==> flow/design.v <==
module signed_mult_1_17 (out, a, b);
	output 	signed  [17:0]	out;
	input 	signed	[17:0] 	a;
	input 	signed	[17:0] 	b;
	wire 	signed	[35:0]	mult_out;
	assign mult_out = a * b;
	assign out = {mult_out[35], mult_out[33:17]};
endmodule
module OneNode(output signed [17:0] u_2_mid,    
	       input clock,		        
	       input reset,		        
	       input signed [17:0] u_hit_mid,   
	       input signed [17:0] u_1_right,   
	       input signed [17:0] u_1_left,     
	       input signed [17:0] u_1_up,      
	       input signed [17:0] u_1_down    
);  
    reg signed [17:0] u_0_mid_temp;		 
    reg signed [17:0] u_1_mid_temp, u_1_right_temp, u_1_left_temp, u_1_up_temp, u_1_down_temp; 
    wire signed [17:0] temp1,temp2, temp3, temp4;
    parameter [17:0] rho = (1<<17)/20; 
    parameter [17:0] eta = (999<<17)/1000;
    always @ (posedge clock) 
    begin
	if (reset == 0)
	begin
	    u_1_mid_temp = u_hit_mid; 
	    u_0_mid_temp = u_1_mid_temp; 
	    u_1_right_temp = 0; 
	    u_1_left_temp = 0;
	    u_1_up_temp = 0;
	    u_1_down_temp = 0;
   	end
        else
	begin
	    u_0_mid_temp = u_1_mid_temp;  
            u_1_mid_temp = u_2_mid;	   
	    u_1_right_temp = u_1_right;   
	    u_1_left_temp = u_1_left;	   
	    u_1_up_temp = u_1_up;         
	    u_1_down_temp = u_1_down;     
	end
    end
    assign  temp1 = u_1_up_temp + u_1_down_temp + u_1_right_temp + u_1_left_temp - (u_1_mid_temp<<<2);
    signed_mult_1_17 mult_1(.out(temp2),
			    .a(temp1),
                            .b(rho)); 
    assign  temp4 = temp2 + (u_1_mid_temp<<<1) - temp3;
    signed_mult_1_17 mult_2(.out(temp3),
			    .a(u_0_mid_temp),
                            .b(eta)); 
    signed_mult_1_17 mult_3(.out(u_2_mid),
			    .a(temp4),
                            .b(eta)); 
endmodule
module multNodes
#(parameter SIZE = 10)
(output signed [SIZE*SIZE*18-1:0] u_2_mid,    
 input clock,
 input reset,		        
 input signed [SIZE*SIZE*18-1:0] u_hit_mid,   
 input signed [SIZE*SIZE*18-1:0] u_1_right,   
 input signed [SIZE*SIZE*18-1:0] u_1_left,     
 input signed [SIZE*SIZE*18-1:0] u_1_up,      
 input signed [SIZE*SIZE*18-1:0] u_1_down     
);
    genvar i,j,k;
    generate
	for (k = 1; k < SIZE-1; k = k + 1) begin: side
		OneNode nodeUp(.u_2_mid(u_2_mid[(((0)*SIZE+(k))*18) +: 18]),
			       .clock(clock),
		               .reset(reset),
	                       .u_hit_mid(u_hit_mid[(((0)*SIZE+(k))*18) +: 18]),
	                       .u_1_right(u_1_right[(((0)*SIZE+(k+1))*18) +: 18]),
	                       .u_1_left(u_1_left[(((0)*SIZE+(k-1))*18) +: 18]),
	                       .u_1_up(18'sd0),
	       	               .u_1_down(u_1_down[(((1)*SIZE+(k))*18) +: 18]));
		OneNode nodeDown(.u_2_mid(u_2_mid[(((SIZE-1)*SIZE+(k))*18) +: 18]),
			         .clock(clock),
		                 .reset(reset),
	                         .u_hit_mid(u_hit_mid[(((SIZE-1)*SIZE+(k))*18) +: 18]),
	                         .u_1_right(u_1_right[(((SIZE-1)*SIZE+(k+1))*18) +: 18]),
	                         .u_1_left(u_1_left[(((SIZE-1)*SIZE+(k-1))*18) +: 18]),
	                         .u_1_up(u_1_up[(((SIZE-2)*SIZE+(k))*18) +: 18]),
	       	                 .u_1_down(18'sd0));
		OneNode nodeLeft(.u_2_mid(u_2_mid[(((k)*SIZE+(0))*18) +: 18]),
			         .clock(clock),
		                 .reset(reset),
	                         .u_hit_mid(u_hit_mid[(((k)*SIZE+(0))*18) +: 18]),
	                         .u_1_right(u_1_right[(((k)*SIZE+(1))*18) +: 18]),
	                         .u_1_left(18'sd0),
	                         .u_1_up(u_1_up[(((k-1)*SIZE+(0))*18) +: 18]),
	       	                 .u_1_down(u_1_down[(((k+1)*SIZE+(0))*18) +: 18]));
		OneNode nodeRight(.u_2_mid(u_2_mid[(((k)*SIZE+(SIZE-1))*18) +: 18]),
			         .clock(clock),
		                 .reset(reset),
	                         .u_hit_mid(u_hit_mid[(((k)*SIZE+(SIZE-1))*18) +: 18]),
	                         .u_1_right(18'sd0),
	                         .u_1_left(u_1_left[(((k)*SIZE+(SIZE-2))*18) +: 18]),
	                         .u_1_up(u_1_up[(((k+1)*SIZE+(SIZE-1))*18) +: 18]),
	       	                 .u_1_down(u_1_down[(((k-1)*SIZE+(SIZE-1))*18) +: 18]));
	end
    endgenerate
    generate
	for (k = 0; k < SIZE; k = k + 10) begin: corner
		OneNode UpLeftCorner(.u_2_mid(u_2_mid[(((0)*SIZE+(k))*18) +: 18]),
			             .clock(clock),
		                     .reset(reset),
	                             .u_hit_mid(u_hit_mid[(((0)*SIZE+(k))*18) +: 18]),
	                             .u_1_right(u_1_right[(((0)*SIZE+(k+1))*18) +: 18]),
	                             .u_1_left(18'sd0),
	                             .u_1_up(18'sd0),
	       	                     .u_1_down(u_1_down[(((1)*SIZE+(k))*18) +: 18]));
		OneNode UpRightCorner(.u_2_mid(u_2_mid[(((k)*SIZE+(SIZE-1))*18) +: 18]),
			             .clock(clock),
		                     .reset(reset),
	                             .u_hit_mid(u_hit_mid[(((k)*SIZE+(SIZE-1))*18) +: 18]),
	                             .u_1_right(18'sd0),
	                             .u_1_left(u_1_left[(((k)*SIZE+(SIZE-2))*18) +: 18]),
	                             .u_1_up(18'sd0),
	       	                     .u_1_down(u_1_down[(((k+1)*SIZE+(SIZE-1))*18) +: 18]));
		OneNode DownLeftCorner(.u_2_mid(u_2_mid[(((SIZE-1)*SIZE+(k))*18) +: 18]),
			               .clock(clock),
		                       .reset(reset),
	                               .u_hit_mid(u_hit_mid[(((SIZE-1)*SIZE+(k))*18) +: 18]),
	                               .u_1_right(u_1_right[(((SIZE-1)*SIZE+(k+1))*18) +: 18]),
	                               .u_1_left(18'sd0),
	                               .u_1_up(u_1_up[(((SIZE-2)*SIZE+(k))*18) +: 18]),
	       	                      .u_1_down(18'sd0));
		OneNode DownRightCorner(.u_2_mid(u_2_mid[(((SIZE-1)*SIZE+(SIZE-1))*18) +: 18]),
			                .clock(clock),
		                        .reset(reset),
	                                .u_hit_mid(u_hit_mid[(((SIZE-1)*SIZE+(SIZE-1))*18) +: 18]),
	                                .u_1_right(18'sd0),
	                                .u_1_left(u_1_left[(((SIZE-1)*SIZE+(SIZE-2))*18) +: 18]),
	                                .u_1_up(u_1_up[(((SIZE-2)*SIZE+(SIZE-1))*18) +: 18]),
	       	                        .u_1_down(18'sd0));
	end
    endgenerate
    generate
	for (i = 1; i < SIZE-1; i = i + 1) begin: row
	    for (j = 1; j < SIZE-1; j = j + 1) begin: col
		OneNode node(.u_2_mid(u_2_mid[(((i)*SIZE+(j))*18) +: 18]),
			     .clock(clock),
		             .reset(reset),
	                     .u_hit_mid(u_hit_mid[(((i)*SIZE+(j))*18) +: 18]),
	                     .u_1_right(u_1_right[(((i)*SIZE+(j+1))*18) +: 18]),
	                     .u_1_left(u_1_left[(((i)*SIZE+(j-1))*18) +: 18]),
	                     .u_1_up(u_1_up[(((i-1)*SIZE+(j))*18) +: 18]),
	       	             .u_1_down(u_1_down[(((i+1)*SIZE+(j))*18) +: 18]));
	    end
	end
    endgenerate
endmodule
module drum_grid
(input clock,
 input reset,                      
 input  [3*3*18-1:0] u_hit,        
 output [3*3*18-1:0] u_out         
);
    localparam SIZE = 3;
    wire signed [SIZE*SIZE*18-1:0] u_2_mid;
    multNodes #(.SIZE(SIZE)) grid(.u_2_mid(u_2_mid),
		  .clock(clock),
 	          .reset(reset),
 	          .u_hit_mid(u_hit),
 	          .u_1_right(u_2_mid),
 	          .u_1_left(u_2_mid),
 	          .u_1_up(u_2_mid),
 	          .u_1_down(u_2_mid));
    assign u_out = u_2_mid;
endmodule
==> Tool chain data of drum_grid <==
The steps from the RTL of drum_grid to its reports follow in flow order.
Lines are those of the file above, counted from 1.
Library cell names are shortened.
{ "design": {"top_module": "drum_grid", "clock": "clock", "library": "sky130hd", "lib_corner": "tt_025C_1v80"} }

==> Word-level counts <==
Yosys after proc, flatten, opt, wreduce and memory -nomap, before mapping. Enables and synchronous resets that opt folds into registers are not counted as muxes. Memory bits, and registers merged into a memory's read port (data or address), are not among the register bits. Print and check cells are not counted. Equal cells are merged and count once.
{ "bits": {"input_bits": 164, "reg_bits": 486} }
{ "op_classes": {"multipliers": 27, "n_mux": 18, "addsub": 42} }
{ "ops": {"columns": ["op", "count"], "rows": [
  ["multiplier 18 x 16 -> 34 bit (second input constant)", 18],
  ["multiplier 18 x 14 -> 32 bit (second input constant)", 9],
  ["subtractor 18 bit", 18],
  ["two-way mux 18 bit", 18],
  ["adder 18 bit", 15],
  ["adder 15 x 18 -> 18 bit", 9]
]} }

==> Depth <==
Yosys ltp: most cells in a row. Word level: on the elaborated netlist, between registers, memories and ports. Mapped: between sequential cells and ports; inverters and the memories' decode and read muxes count.
{ "logic_depth": {"ltp_word": 9, "ABC_AREA": 0, "depth_mapped": 73, "mapped_depth_nobuf": 72} }

==> Netlist <==
Source: synth_stat.txt of the flow (Yosys; design flattened, memories mapped). It holds for the ABC_AREA given above (unset counts as 0); a run with the other value may have another netlist.
Totals and module areas in this step are rounded.
{ "synth_totals": {"buf_cells": 151, "cells": 19654, "ffs": 486, "seqArea_um2": 9729, "area_um2": 194600} }
{ "types": {"columns": ["cell_type", "count", "area_total_um2"], "rows": [
  ["fa_1", 4292, 8.59E+04],
  ["ha_1", 3215, 4.02E+04],
  ["inv_1", 6226, 2.34E+04],
  ["dfxtp_1", 486, 9.73E+03],
  ["xnor2_1", 731, 6402.39],
  ["xor2_1", 312, 2.73E+03],
  ["a21o_1", 352, 2.64E+03],
  ["a21oi_1", 507, 2.54E+03],
  ["nor2_1", 541, 2.03E+03],
  ["o21ai_0", 345, 1.73E+03],
  ["nand2_1", 406, 1.52E+03],
  ["mux2_2", 130, 1.46E+03],
  ["o21a_1", 163, 1.22E+03],
  ["and2_1", 188, 1.18E+03],
  ["or2_2", 168, 1.05E+03],
  ["nor3_1", 193, 965.926],
  ["nand2b_1", 126, 788.256],
  ["nand3_1", 143, 715.686]
]} }
Not listed: further types 89, cells in them 1130.
The figures by module come from a second, unflattened synthesis with its own total; it is not the netlist above.
{ "hier_totals": {"hier_cells": 39817, "hier_area_um2": 371300} }
Each row is one instance without its submodules.
{ "by_module": {"columns": ["module", "n_inst", "area_um2", "mod_seq_area_um2", "cells"], "rows": [
  ["signed_mult_1_17", 27, 11560, 0.0, 1233],
  ["OneNode", 9, 6576, 2162, 725],
  ["multNodes (SIZE=3)", 1, 3.8, 0.0, 1],
  ["drum_grid", 1, 0.0, 0.0, 0]
]} }

==> Timing after synthesis <==
Source: OpenSTA report_checks on the synthesized netlist (no wires, ideal clock, input and output delay 20% of the period each), path of least setup slack; recovery checks are left aside. Register names are those of the netlist, which keeps one name where synthesis merged equal registers.
{ "synth_timing": {"path_type": "register to output", "from": "reg grid.side[1].nodeLeft.u_1_mid_temp[0]", "to": "out u_out[70]", "required_time_ns": 20.000, "path_slack_ns": 3.237, "t_first_pin_ns": 0.000, "arrival_time_ns": 16.763, "path_stages": 64, "n_path_buf": 1, "period_ns": 25.0, "path_delay_ns": 16.763, "synth_period_reached_ns": 21.763} }
"path_delay_ns" = arrival - input delay + setup time.
At an output port there is no setup time.
"path_stages" counts driving pins, that of a launching flip-flop among them; a cell with two outputs on the path counts twice.
"synth_period_reached_ns" is the clock period less the worst setup slack; recovery checks do not enter. This is arithmetic on one report: input and output delays are still those of the set period (20% each).
Between the ends stands the longest chain of elaborated cells between them, by number of cells; it is not shown to be the way that was timed. Of several equally long chains one is given.
A line is the first line of the expression or statement that the cell stems from. Yosys adds cells for indexed reads and writes and turns some case tables into memories.
{ "synth_via": {"path_cell_list": "dfxtp_1 > inv_1 > fa_1 > inv_1 > fa_1 > inv_1 > fa_1 > a21o_1 > a21oi_1 > o21bai_1 > a2111oi_0 > o21ai_0 > nand3_1 > nor4_1 > nor3_2 > clkbuf_1 > fa_1 > ha_1 > [28 not listed] > inv_1 > fa_1 > fa_1 > inv_1 > fa_1 > inv_1 > fa_1 > ha_1 > and4_1 > a21oi_1 > nand2_1 > a21oi_1 > o21a_1 > o21ai_0 > a21oi_1 > o21bai_1 > a21oi_1 > xnor2_1", "elab_chain_len": 5, "cone_cells": 5} }
{ "synth_lines": {"columns": ["element", "line_no", "rtl"], "rows": [
  ["start: declaration", 19, "reg signed [17:0] u_1_mid_temp, u_1_right_temp, u_1_left_temp, u_1_up_temp, u_1_down_temp;"],
  ["start: assignment", 27, "u_1_mid_temp = u_hit_mid;"],
  ["start: assignment", 37, "u_1_mid_temp = u_2_mid;"],
  ["subtractor 18 bit", 44, "assign  temp1 = u_1_up_temp + u_1_down_temp + u_1_right_temp + u_1_left_temp - (u_1_mid_temp<<<2);"],
  ["multiplier 18 x 14 -> 32 bit", 6, "assign mult_out = a * b;"],
  ["adder 15 x 18 -> 18 bit", 48, "assign  temp4 = temp2 + (u_1_mid_temp<<<1) - temp3;"],
  ["subtractor 18 bit", 48, null],
  ["multiplier 18 x 16 -> 34 bit", 6, null],
  ["end: declaration", 159, "output [3*3*18-1:0] u_out"]
]} }

==> Path in the finished layout <==
From the final timing report of flow run A: the path of least setup slack in the routed layout; clock arrival at registers is part of the times.
{ "layout_timing": {"path_type": "register to output", "from": "reg grid.corner[0].UpLeftCorner.u_1_right_temp[4]", "to": "out u_out[15]", "t_first_pin_ns": 0.77, "arrival_time_ns": 18.09, "period_ns": 14.5, "required_time_ns": 11.60, "path_stages": 72, "n_path_buf": 11, "path_slack_ns": -6.49} }
Between the ends stands the longest chain of elaborated cells between them, by number of cells; it is not shown to be the way that was timed. Of several equally long chains one is given.
{ "layout_via": {"path_cell_list": "dfxtp_1 > inv_1 > fa_1 > inv_1 > ha_2 > a21boi_2 > buf_4 > buf_4 > o21a_1 > nor2_2 > xnor2_2 > ha_2 > ha_1 > ha_1 > fa_1 > fa_1 > inv_1 > fa_1 > [36 not listed] > fa_1 > inv_2 > fa_2 > ha_4 > a21oi_2 > o21bai_1 > a2111oi_2 > o21ai_1 > or3_4 > o211ai_1 > buf_4 > buf_4 > a21boi_4 > o21a_1 > or2_4 > a21oi_4 > xnor2_4 > buf_6", "elab_chain_len": 6, "cone_cells": 6} }
{ "layout_lines": {"columns": ["element", "line_no", "rtl"], "rows": [
  ["start: declaration", 19, "reg signed [17:0] u_1_mid_temp, u_1_right_temp, u_1_left_temp, u_1_up_temp, u_1_down_temp;"],
  ["start: assignment", 29, "u_1_right_temp = 0;"],
  ["start: assignment", 38, "u_1_right_temp = u_1_right;"],
  ["adder 18 bit", 44, "assign  temp1 = u_1_up_temp + u_1_down_temp + u_1_right_temp + u_1_left_temp - (u_1_mid_temp<<<2);"],
  ["subtractor 18 bit", 44, null],
  ["multiplier 18 x 14 -> 32 bit", 6, "assign mult_out = a * b;"],
  ["adder 15 x 18 -> 18 bit", 48, "assign  temp4 = temp2 + (u_1_mid_temp<<<1) - temp3;"],
  ["subtractor 18 bit", 48, null],
  ["multiplier 18 x 16 -> 34 bit", 6, null],
  ["end: declaration", 159, "output [3*3*18-1:0] u_out"]
]} }

Appendix: measured runs

Measured data: module drum_grid, platform sky130hd, 3 stored runs of the flow under differing settings, order arbitrary. Input and output delays are each 20% of the period that was set; the output load is 0.01 pF.
"achieved_period_ns": clock period set for the run, less the worst setup slack. It is reckoned from that one timing run; input and output delays stay at 20% of the period that was set.
"worst_path_time_ns" = time allowed to the worst setup path (clock period - input delay - output delay, where it has them) - its slack; a late launch clock adds to it, a late capture clock takes from it.
Measured values are rounded.

Flow run A
==> flow/run.sh <==
#!/bin/bash
# the make line also repeats the synthesis and layout settings of config.mk as NAME=value (left out here)
make -C /OpenROAD-flow-scripts/flow DESIGN_CONFIG=/design/flow/config.mk WORK_HOME=/design/flow/orfs CLKGATE_MAP_FILE= finish
==> flow/config.mk <==
export PLATFORM = sky130hd
export DESIGN_NAME = drum_grid
export DESIGN_NICKNAME = drum_grid
export VERILOG_FILES = /design/flow/design.v
export SDC_FILE = /design/flow/constraint.sdc
export NUM_CORES = 4
export LEC_CHECK = 0
export ABC_AREA = 0
export CAP_MARGIN = 20
export CELL_PAD_IN_SITES_DETAIL_PLACEMENT = 1
export CORE_ASPECT_RATIO = 1.52
export CORE_MARGIN = 7
export CORE_UTILIZATION = 28
export CTS_CLUSTER_DIAMETER = 317
export CTS_CLUSTER_SIZE = 75
export GPL_ROUTABILITY_DRIVEN = 0
export GPL_TIMING_DRIVEN = 0
export HOLD_SLACK_MARGIN = 0.02
export SLEW_MARGIN = 20
==> flow/constraint.sdc <==
create_clock -name core_clock -period 14.5 [get_ports {clock}]
set_input_delay 2.9000 -clock core_clock [delete_from_list [all_inputs] [get_ports {clock}]]
set_output_delay 2.9000 -clock core_clock [all_outputs]
set_load 0.01 [all_outputs]

==> results of flow run A, as JSON <==
{
  "yosys.chip_area_um2": 194600,
  "layout_utilization_frac": 0.332,
  "die_footprint_um2": 719000,
  "worst_path_time_ns": 18.09,
  "path_kind": "register to output",
  "worstSetupSlack_ns": -6.487,
  "achieved_period_ns": 20.987,
  "holdWs_ns": 0.465
}

Flow run B
==> flow/run.sh <==
#!/bin/bash
# the make line also repeats the synthesis and layout settings of config.mk as NAME=value (left out here)
make -C /OpenROAD-flow-scripts/flow DESIGN_CONFIG=/design/flow/config.mk WORK_HOME=/design/flow/orfs CLKGATE_MAP_FILE= finish
==> flow/config.mk <==
export PLATFORM = sky130hd
export DESIGN_NAME = drum_grid
export DESIGN_NICKNAME = drum_grid
export VERILOG_FILES = /design/flow/design.v
export SDC_FILE = /design/flow/constraint.sdc
export NUM_CORES = 4
export LEC_CHECK = 0
export ABC_AREA = 0
export CAP_MARGIN = 20
export CELL_PAD_IN_SITES_DETAIL_PLACEMENT = 0
export CORE_ASPECT_RATIO = 1.25
export CORE_MARGIN = 7
export CORE_UTILIZATION = 33
export CTS_CLUSTER_DIAMETER = 317
export CTS_CLUSTER_SIZE = 75
export GPL_ROUTABILITY_DRIVEN = 0
export GPL_TIMING_DRIVEN = 0
export HOLD_SLACK_MARGIN = 0.02
export SETUP_SLACK_MARGIN = 2.27
export SLEW_MARGIN = 20
export TNS_END_PERCENT = 35
==> flow/constraint.sdc <==
create_clock -name core_clock -period 14.5 [get_ports {clock}]
set_input_delay 2.9000 -clock core_clock [delete_from_list [all_inputs] [get_ports {clock}]]
set_output_delay 2.9000 -clock core_clock [all_outputs]
set_load 0.01 [all_outputs]

==> results of flow run B, as JSON <==
{
  "yosys.chip_area_um2": 194600,
  "worst_path_time_ns": 16.82,
  "path_kind": "register to output",
  "layout_utilization_frac": 0.397,
  "die_footprint_um2": 611400,
  "worstSetupSlack_ns": -5.219,
  "achieved_period_ns": 19.719,
  "holdWs_ns": 0.445
}

Flow run C
==> flow/run.sh <==
#!/bin/bash
# the make line also repeats the synthesis and layout settings of config.mk as NAME=value (left out here)
make -C /OpenROAD-flow-scripts/flow DESIGN_CONFIG=/design/flow/config.mk WORK_HOME=/design/flow/orfs CLKGATE_MAP_FILE= finish
==> flow/config.mk <==
export PLATFORM = sky130hd
export DESIGN_NAME = drum_grid
export DESIGN_NICKNAME = drum_grid
export VERILOG_FILES = /design/flow/design.v
export SDC_FILE = /design/flow/constraint.sdc
export NUM_CORES = 4
export LEC_CHECK = 0
export CAP_MARGIN = 20
export CELL_PAD_IN_SITES_GLOBAL_PLACEMENT = 2
export CORE_MARGIN = 6
export CORE_UTILIZATION = 25
export CTS_CLUSTER_DIAMETER = 168
export CTS_CLUSTER_SIZE = 49
export GPL_TIMING_DRIVEN = 0
export MAX_ROUTING_LAYER = met4
export MIN_ROUTING_LAYER = met2
export PLACE_DENSITY_LB_ADDON = 0.01
export SLEW_MARGIN = 40
export TNS_END_PERCENT = 75
==> flow/constraint.sdc <==
create_clock -name core_clock -period 19.8 [get_ports {clock}]
set_input_delay 3.9600 -clock core_clock [delete_from_list [all_inputs] [get_ports {clock}]]
set_output_delay 3.9600 -clock core_clock [all_outputs]
set_load 0.01 [all_outputs]

==> results of flow run C, as JSON <==
{
  "layout_utilization_frac": 0.315,
  "worstSetupSlack_ns": -2.138,
  "die_footprint_um2": 799600,
  "yosys.chip_area_um2": 194600,
  "worst_path_time_ns": 17.98,
  "path_kind": "register to output",
  "achieved_period_ns": 21.938,
  "holdWs_ns": 0.480
}
